==> flow/design.v <==
module instruction_decoder (
    input  logic [31:0] instr,
    output logic is_set_height,
    output logic is_set_weight,
    output logic is_calc_bmi,
    output logic is_calc_bmr,
    output logic [31:25] funct7,  
    output logic [31:20] imm,  
    output logic [24:20] rs2,    
    output logic [19:15] rs1,   
    output logic [11:7] rd  
);
    logic [6:0] opcode;
    assign opcode = instr[6:0];
    logic [14:12] w_h;
    assign w_h = instr[14:12];
    assign is_set_height = (opcode == 7'b0001011) & (w_h == 3'b000);
    assign is_set_weight = (opcode == 7'b0001011) & (w_h == 3'b001);
    assign is_calc_bmi   = (opcode == 7'b0001101);
    assign is_calc_bmr   = (opcode == 7'b0001110);
    assign imm = instr[31:20];
    assign rd = instr[11:7];
    assign rs2 = instr[24:20];
    assign rs1 = instr[19:15];
    assign funct7 = (is_calc_bmr)?instr[31:25]:7'b0;
endmodule
module memory (
    input  logic        clk,
    input  logic        reset,
    input  logic        we_height,
    input  logic        we_weight,
    input  logic [4:0]  user_index,
    input  logic [31:0] data_in,
    output logic [31:0] height_out,
    output logic [31:0] weight_out
);
    reg [31:0] mem_height [0:31];
    reg [31:0] mem_weight [0:31];
    always @(posedge clk or posedge reset) begin
         if (reset) begin
           for (int i = 0; i < 32; i++) begin
                mem_height[i] <= 32'd0;     
                mem_weight[i] <= 32'd0;      
            end
        end else begin
            if (we_height) mem_height[user_index] <= data_in;
            if (we_weight) mem_weight[user_index] <= data_in;
        end
    end
    assign height_out = mem_height[user_index];
    assign weight_out = mem_weight[user_index];
endmodule
module alu (
    input logic is_calc_bmi,
    input logic is_calc_bmr,
    input logic [31:0] height,   
    input logic [31:0] weight,   
    input logic [6:0] funct7,    
    output logic [31:0] result
);
    logic [31:0] bmi;
    logic [31:0] bmr;
    logic [31:0] height_mm;
    logic [31:0] height_m2;
    logic [31:0] weight_x10000;  
    logic [5:0] age;
    logic gender;  
    assign gender = funct7[6];
    assign age = funct7[5:0];
    always@(*)begin
        height_mm = height * 10;  
        height_m2 = (height_mm * height_mm) / 10000;  
        weight_x10000 = weight * 10000;
        bmi = 0;
        bmr = 0;
        if (is_calc_bmi) begin
            if (height_m2 != 0)
                bmi = weight_x10000 / height_m2;   
            else
                bmi = 0;
            result = bmi;
        end
        else if (is_calc_bmr) begin
            bmr = (10 * weight) + (625 * height / 100) - (5 * age);
            if (gender)
                bmr = bmr + 5;
            else
                bmr = bmr - 161;
            result = bmr;
        end
        else begin
            result = 0;   
        end
    end
endmodule
module top (
    input  logic        clk,
    input  logic        reset,
    input  logic [31:0] instr,
    output logic [31:0] result
);
    logic is_set_height;
    logic is_set_weight;
    logic is_calc_bmi;
    logic is_calc_bmr;
    logic [31:25] gender_age;
    logic [31:20] imm;  
    logic [24:20] rs2;    
    logic [19:15] rs1;   
    logic [11:7] rd;  
    logic [31:0] height_out;
    logic [31:0] weight_out;
    logic [31:0] alu_result;
    logic [4:0]  user_index;
    instruction_decoder u_decoder(.instr(instr),
        .is_set_height(is_set_height),
        .is_set_weight(is_set_weight),
        .is_calc_bmi(is_calc_bmi),
        .is_calc_bmr(is_calc_bmr),
        .funct7(gender_age),  
        .imm(imm),  
        .rs2(rs2),    
        .rs1(rs1),   
        .rd(rd)  
        );
    logic [31:0] imm_extended;
    assign imm_extended = {{20{imm[31]}}, imm};  
    assign user_index = (is_set_height | is_set_weight) ? rd : rs1;
    memory user_memory(.clk(clk),
        .reset(reset),
        .we_height(is_set_height),
        .we_weight(is_set_weight),
        .user_index(user_index),
        .data_in(imm_extended),
        .height_out(height_out),
        .weight_out(weight_out));
    alu health_alu (
        .is_calc_bmi(is_calc_bmi),
        .is_calc_bmr(is_calc_bmr),
        .height(height_out),
        .weight(weight_out),
        .funct7(gender_age),
        .result(alu_result)
    );
    always @(posedge clk or posedge reset) begin
        if (reset)
            result <= 32'd0;
        else
            result <= alu_result;
    end
endmodule
# Step by step through the tools: top
# Tool output for the design above, in the order of the flow.
# Lines are those of the file above, counted from 1.
# Library cell names are shortened.
setup:
  design: "top"
  clk_port: "clk"
  lib: "sky130hd"
  pvt_corner: "tt_025C_1v80"

# Word level
# Counts by Yosys on the flattened word-level netlist (proc, flatten, opt, wreduce). Print and check cells are left out. Cells with the same type and inputs are merged into one.
word_totals:
  ff_bits: 800
  word_cells: 191
  inputBits: 34
  out_inout_bits: 32
op_classes:
  n_logic: 3
  n_eq: 35
  muxes: 8
  n_reduce_logical: 67
  n_div: 3
  mul: 6
  add_sub_neg: 4
op_table:
  columns: ["operator", "count"]
  rows:
  - ["32-bit case mux with 32-bit select", 2]
  - ["32-bit by 32-bit divider with 32-bit output", 1]
  - ["31-bit by 31-bit multiplier with 30-bit output", 1]
  - ["32-bit by 14-bit divider with 32-bit output with constant B", 1]
  - ["10-bit by 32-bit multiplier with 32-bit output with constant A", 1]
  - ["32-bit by 10-bit multiplier with 28-bit output with constant B", 1]
  - ["32-bit by 7-bit divider with 32-bit output with constant B", 1]
  - ["2-bit AND reduction", 64]
  - ["32-bit two-way mux", 4]
  - ["3-bit by 32-bit multiplier with 31-bit output with constant A", 1]
  - ["32-bit by 3-bit multiplier with 31-bit output with constant B", 1]
  - ["5-bit == test with constant B", 16]
  - ["5-bit by 4-bit == test with 1-bit output with constant B", 8]
  - ["32-bit by 3-bit adder with 32-bit output with constant B", 1]
  - ["32-bit adder", 1]
  - ["32-bit subtractor", 1]
  - ["32-bit by 8-bit subtractor with 32-bit output with constant B", 1]
  - ["32-bit nonzero test", 1]
  - ["3-bit by 6-bit multiplier with 9-bit output with constant A", 1]
  - ["7-bit by 4-bit == test with 1-bit output with constant B", 3]
  - ["5-bit by 3-bit == test with 1-bit output with constant B", 4]
  - ["5-bit by 2-bit == test with 1-bit output with constant B", 2]
  - ["7-bit two-way mux", 1]
  - ["5-bit by 1-bit == test with 1-bit output with constant B", 1]
  - ["5-bit zero test", 1]
  - ["5-bit two-way mux", 1]
  - ["3-bit by 1-bit == test with 1-bit output with constant B", 1]
  - ["3-bit zero test", 1]
# Not listed: further kinds 2, cells in them 3.

# Logic depth
# Longest topological path by Yosys (ltp), each cell counted once; first at word level (registers and memories cut), then after technology mapping (sequential cells cut; the memories' decode and read muxes count).
depth:
  depth_word: 14
  abc_area: 0
  mapped_depth: 1085
  mapped_depth_nobuf: 995

# Netlist
# Yosys stat after the flow's synthesis: flattened, memories mapped to cells. It holds for the ABC_AREA given above (unset counts as 0); a run with the other value may have another netlist.
by_type:
  columns: ["cell_type", "count", "area_total_um2"]
  rows:
  - ["dfrtp_1", 800, 20019.2]
  - ["ha_1", 1056, 1.32E+04]
  - ["mux2_2", 881, 9.92E+03]
  - ["fa_1", 396, 7.93E+03]
  - ["xnor2_1", 662, 5.8E+03]
  - ["a21oi_1", 1093, 5.47E+03]
  - ["nor2_1", 1052, 3.95E+03]
  - ["inv_1", 1033, 3.88E+03]
  - ["nand2_1", 809, 3.04E+03]
  - ["xor2_1", 274, 2.4E+03]
  - ["a21o_1", 310, 2.33E+03]
  - ["o21ai_0", 408, 2.04E+03]
  - ["o21bai_1", 244, 1.83E+03]
  - ["nand3_1", 278, 1.39E+03]
  - ["nor3_1", 278, 1.39E+03]
  - ["clkbuf_1", 367, 1.38E+03]
  - ["mux2i_1", 121, 1.21E+03]
  - ["o21a_1", 153, 1.15E+03]
# Not listed: further types 171, cells in them 2837.
mapped:
  yosys_area_mm2: 0.1108851
  cells: 13052
  ff_cells: 800
# By module: a second synthesis without flattening, with its own total; a netlist apart from the flattened one above.
unflattened:
  cells_unflattened: 16584
  area_unflattened_mm2: 0.1657465
# Each row is one instance without its submodules.
by_module:
  columns: ["mod", "area_mm2", "n_cells", "instances"]
  rows:
  - ["memory", 0.0915916, 6917, 1]
  - ["alu", 0.0728386, 9574, 1]
  - ["top", 0.0008721, 39, 1]
  - ["instruction_decoder", 0.0004442, 54, 1]

# Path before layout
# OpenSTA on the mapped netlist: ideal clock, no wires. The path of least setup slack (recovery checks aside). Input and output delay are each 20% of the period. Register names are those of the netlist, which keeps one name where synthesis merged equal registers.
synth_path:
  path_kind: "input -> register"
  from: "input instr[5]"
  to: "register result[0]"
  setup_time_ns: 0.144
  input_delay_ns: 50.000
  path_buffers: 103
  driving_pins: 1032
  period_ns: 250.0
  arrival_time_ns: 233.604
  setup_slack_ns: 16.252
  required_ns: 249.856
  delay_ns: 183.748
  period_less_setup_slack_ns: 233.748
# "delay_ns" is the arrival time less input delay plus setup time.
# "driving_pins" counts driving pins, that of a launching flip-flop among them; a cell with two outputs on the path counts twice.
# "period_less_setup_slack_ns" is the clock period less the worst setup slack; recovery checks do not enter. This is arithmetic on one report: input and output delays are still those of the set period (20% each).
# Between the ends stands the longest chain of elaborated cells between them, by number of cells; it is not shown to be the way that was timed. Of several equally long chains one is given.
# A line is the first line of the expression or statement that the cell stems from. Yosys adds cells for indexed reads and writes and turns some case tables into memories.
synth_between:
  cell_sequence: "or4b_1 > nor3_2 > clkbuf_1 > buf_2 > clkbuf_1 > o21ai_0 > nand2_1 > clkbuf_1 > buf_1 > buf_1 > buf_1 > nor2_1 > a21oi_1 > ha_1 > ha_1 > a21oi_1 > o21bai_1 > a21oi_1 > (+996 left out) > buf_8 > nor2_2 > a21oi_1 > ha_1 > a21oi_1 > nor2b_1 > o21ai_0 > nand2b_1 > a21oi_1 > nor2b_1 > o21ai_0 > nand2b_1 > a21oi_1 > o21ai_0 > o2111ai_1 > o21ai_0 > o32ai_1 > a22oi_1"
  elab_chain_cells: 14
synth_lines:
  columns: ["element", "line_no", "source"]
  rows:
  - ["from (decl)", 99, "input  logic [31:0] instr,"]
  - ["7-bit by 4-bit == test with 1-bit output", 17, "assign is_set_height = (opcode == 7'b0001011) & (w_h == 3'b000);"]
  - ["1-bit AND", 17, null]
  - ["1-bit bitwise OR", 128, "assign user_index = (is_set_height | is_set_weight) ? rd : rs1;"]
  - ["5-bit two-way mux", 128, null]
  - ["5-bit == test", 50, "assign height_out = mem_height[user_index];"]
  - ["32-bit case mux with 32-bit select", 50, null]
  - ["10-bit by 32-bit multiplier with 32-bit output", 84, "bmr = (10 * weight) + (625 * height / 100) - (5 * age);"]
  - ["32-bit by 7-bit divider with 32-bit output", 84, null]
  - ["32-bit adder", 84, null]
  - ["32-bit subtractor", 84, null]
  - ["32-bit by 8-bit subtractor with 32-bit output", 88, "bmr = bmr - 161;"]
  - ["32-bit two-way mux", 85, "if (gender)"]
  - ["32-bit two-way mux", 83, "else if (is_calc_bmr) begin"]
  - ["32-bit two-way mux", 76, "if (is_calc_bmi) begin"]
  - ["to (assign)", 147, "result <= 32'd0;"]
  - ["to (assign)", 149, "result <= alu_result;"]
  - ["to (decl)", 100, "output logic [31:0] result"]

# Worst path after layout
# From the final timing report of run B: the path of least setup slack in the routed layout; clock arrival at registers is part of the times.
layout_path:
  path_kind: "input -> register"
  from: "input instr[14]"
  to: "register result[0]"
  input_delay_ns: 83.40
  required_ns: 417.61
  period_ns: 417.0
  driving_pins: 951
  arrival_time_ns: 288.11
  setup_slack_ns: 129.50
  path_buffers: 22
  setup_time_ns: 0.14
# Between the ends stands the longest chain of elaborated cells between them, by number of cells; it is not shown to be the way that was timed. Of several equally long chains one is given.
layout_between:
  cell_sequence: "clkdlybuf4s50_1 > nor4b_4 > and3_2 > buf_4 > mux2i_4 > buf_4 > nor4b_1 > nand2_2 > buf_4 > nand4b_1 > o22ai_2 > inv_1 > ha_1 > ha_1 > a21o_1 > a21oi_1 > o21bai_1 > a21oi_1 > (+915 left out) > a21oi_1 > nand4_2 > buf_4 > mux2_4 > ha_1 > nor2b_1 > o21ai_0 > nand2b_1 > a21oi_1 > nor2b_1 > o21ai_0 > nand2b_1 > a21oi_1 > o21ai_0 > o2111ai_1 > o21ai_0 > o32ai_1 > a22oi_1"
  elab_chain_cells: 14
layout_lines:
  columns: ["element", "line_no", "source"]
  rows:
  - ["from (decl)", 99, "input  logic [31:0] instr,"]
  - ["3-bit zero test", 17, "assign is_set_height = (opcode == 7'b0001011) & (w_h == 3'b000);"]
  - ["1-bit AND", 17, null]
  - ["1-bit bitwise OR", 128, "assign user_index = (is_set_height | is_set_weight) ? rd : rs1;"]
  - ["5-bit two-way mux", 128, null]
  - ["5-bit == test", 50, "assign height_out = mem_height[user_index];"]
  - ["32-bit case mux with 32-bit select", 50, null]
  - ["10-bit by 32-bit multiplier with 32-bit output", 84, "bmr = (10 * weight) + (625 * height / 100) - (5 * age);"]
  - ["32-bit by 7-bit divider with 32-bit output", 84, null]
  - ["32-bit adder", 84, null]
  - ["32-bit subtractor", 84, null]
  - ["32-bit by 8-bit subtractor with 32-bit output", 88, "bmr = bmr - 161;"]
  - ["32-bit two-way mux", 85, "if (gender)"]
  - ["32-bit two-way mux", 83, "else if (is_calc_bmr) begin"]
  - ["32-bit two-way mux", 76, "if (is_calc_bmi) begin"]
  - ["to (assign)", 147, "result <= 32'd0;"]
  - ["to (assign)", 149, "result <= alu_result;"]
  - ["to (decl)", 100, "output logic [31:0] result"]

# Flow runs of top

Design top on sky130hd. What follows are 2 stored runs of the flow, each under its own settings; their order means nothing. The constraints put input and output delay at 20% of the set period each and load the outputs with 0.01 pF.
"period_less_ws_ns" = clock period - worst setup slack. The figure is calculated, with input and output delays left at 20% of the set period.
"critical_path_time_ns" = time allowed to the worst setup path (clock period - input delay - output delay, where it has them) - its slack; a late launch clock adds to it, a late capture clock takes from it.

--- run A ---
==> flow/run.sh <==
#!/bin/bash
# the make line also repeats the synthesis and layout settings of config.mk as NAME=value (left out here)
make -C /OpenROAD-flow-scripts/flow DESIGN_CONFIG=/design/flow/config.mk WORK_HOME=/design/flow/orfs CLKGATE_MAP_FILE= finish
==> flow/config.mk <==
export PLATFORM = sky130hd
export DESIGN_NAME = top
export DESIGN_NICKNAME = top
export VERILOG_FILES = /design/flow/design.v
export SDC_FILE = /design/flow/constraint.sdc
export NUM_CORES = 4
export LEC_CHECK = 0
export ABC_AREA = 0
export CAP_MARGIN = 20
export CELL_PAD_IN_SITES_DETAIL_PLACEMENT = 1
export CELL_PAD_IN_SITES_GLOBAL_PLACEMENT = 1
export CORE_MARGIN = 2
export CORE_UTILIZATION = 61
export CTS_CLUSTER_DIAMETER = 397
export CTS_CLUSTER_SIZE = 17
export GPL_ROUTABILITY_DRIVEN = 1
export GPL_TIMING_DRIVEN = 0
export MIN_ROUTING_LAYER = met2
export SETUP_SLACK_MARGIN = 5.0
export SLEW_MARGIN = 20
==> flow/constraint.sdc <==
create_clock -name core_clock -period 250.0 [get_ports {clk}]
set_input_delay 50.0000 -clock core_clock [delete_from_list [all_inputs] [get_ports {clk}]]
set_output_delay 50.0000 -clock core_clock [all_outputs]
set_load 0.01 [all_outputs]

==> results, as YAML <==
outcome: "incomplete, routing halted on GRT-0116"

--- run B ---
==> flow/run.sh <==
#!/bin/bash
# the make line also repeats the synthesis and layout settings of config.mk as NAME=value (left out here)
make -C /OpenROAD-flow-scripts/flow DESIGN_CONFIG=/design/flow/config.mk WORK_HOME=/design/flow/orfs CLKGATE_MAP_FILE= finish
==> flow/config.mk <==
export PLATFORM = sky130hd
export DESIGN_NAME = top
export DESIGN_NICKNAME = top
export VERILOG_FILES = /design/flow/design.v
export SDC_FILE = /design/flow/constraint.sdc
export NUM_CORES = 4
export LEC_CHECK = 0
export CAP_MARGIN = 20
export CORE_MARGIN = 2
export CORE_UTILIZATION = 40
export SLEW_MARGIN = 20
==> flow/constraint.sdc <==
create_clock -name core_clock -period 417.0 [get_ports {clk}]
set_input_delay 83.4000 -clock core_clock [delete_from_list [all_inputs] [get_ports {clk}]]
set_output_delay 83.4000 -clock core_clock [all_outputs]
set_load 0.01 [all_outputs]

==> results, as YAML <==
results:
  tns_ns: 0.000
  post_route_stdcell_area_mm2: 0.118424
  finalUtil_frac: 0.429
  period_less_ws_ns: 287.504
  fin_ws_ns: 129.496
  design_die_area_mm2: 0.281441
  critical_path_time_ns: 204.10
  worst_setup_path_type: "input -> register"
  synthArea_mm2: 0.1108851
  hold_ws_ns: 0.504
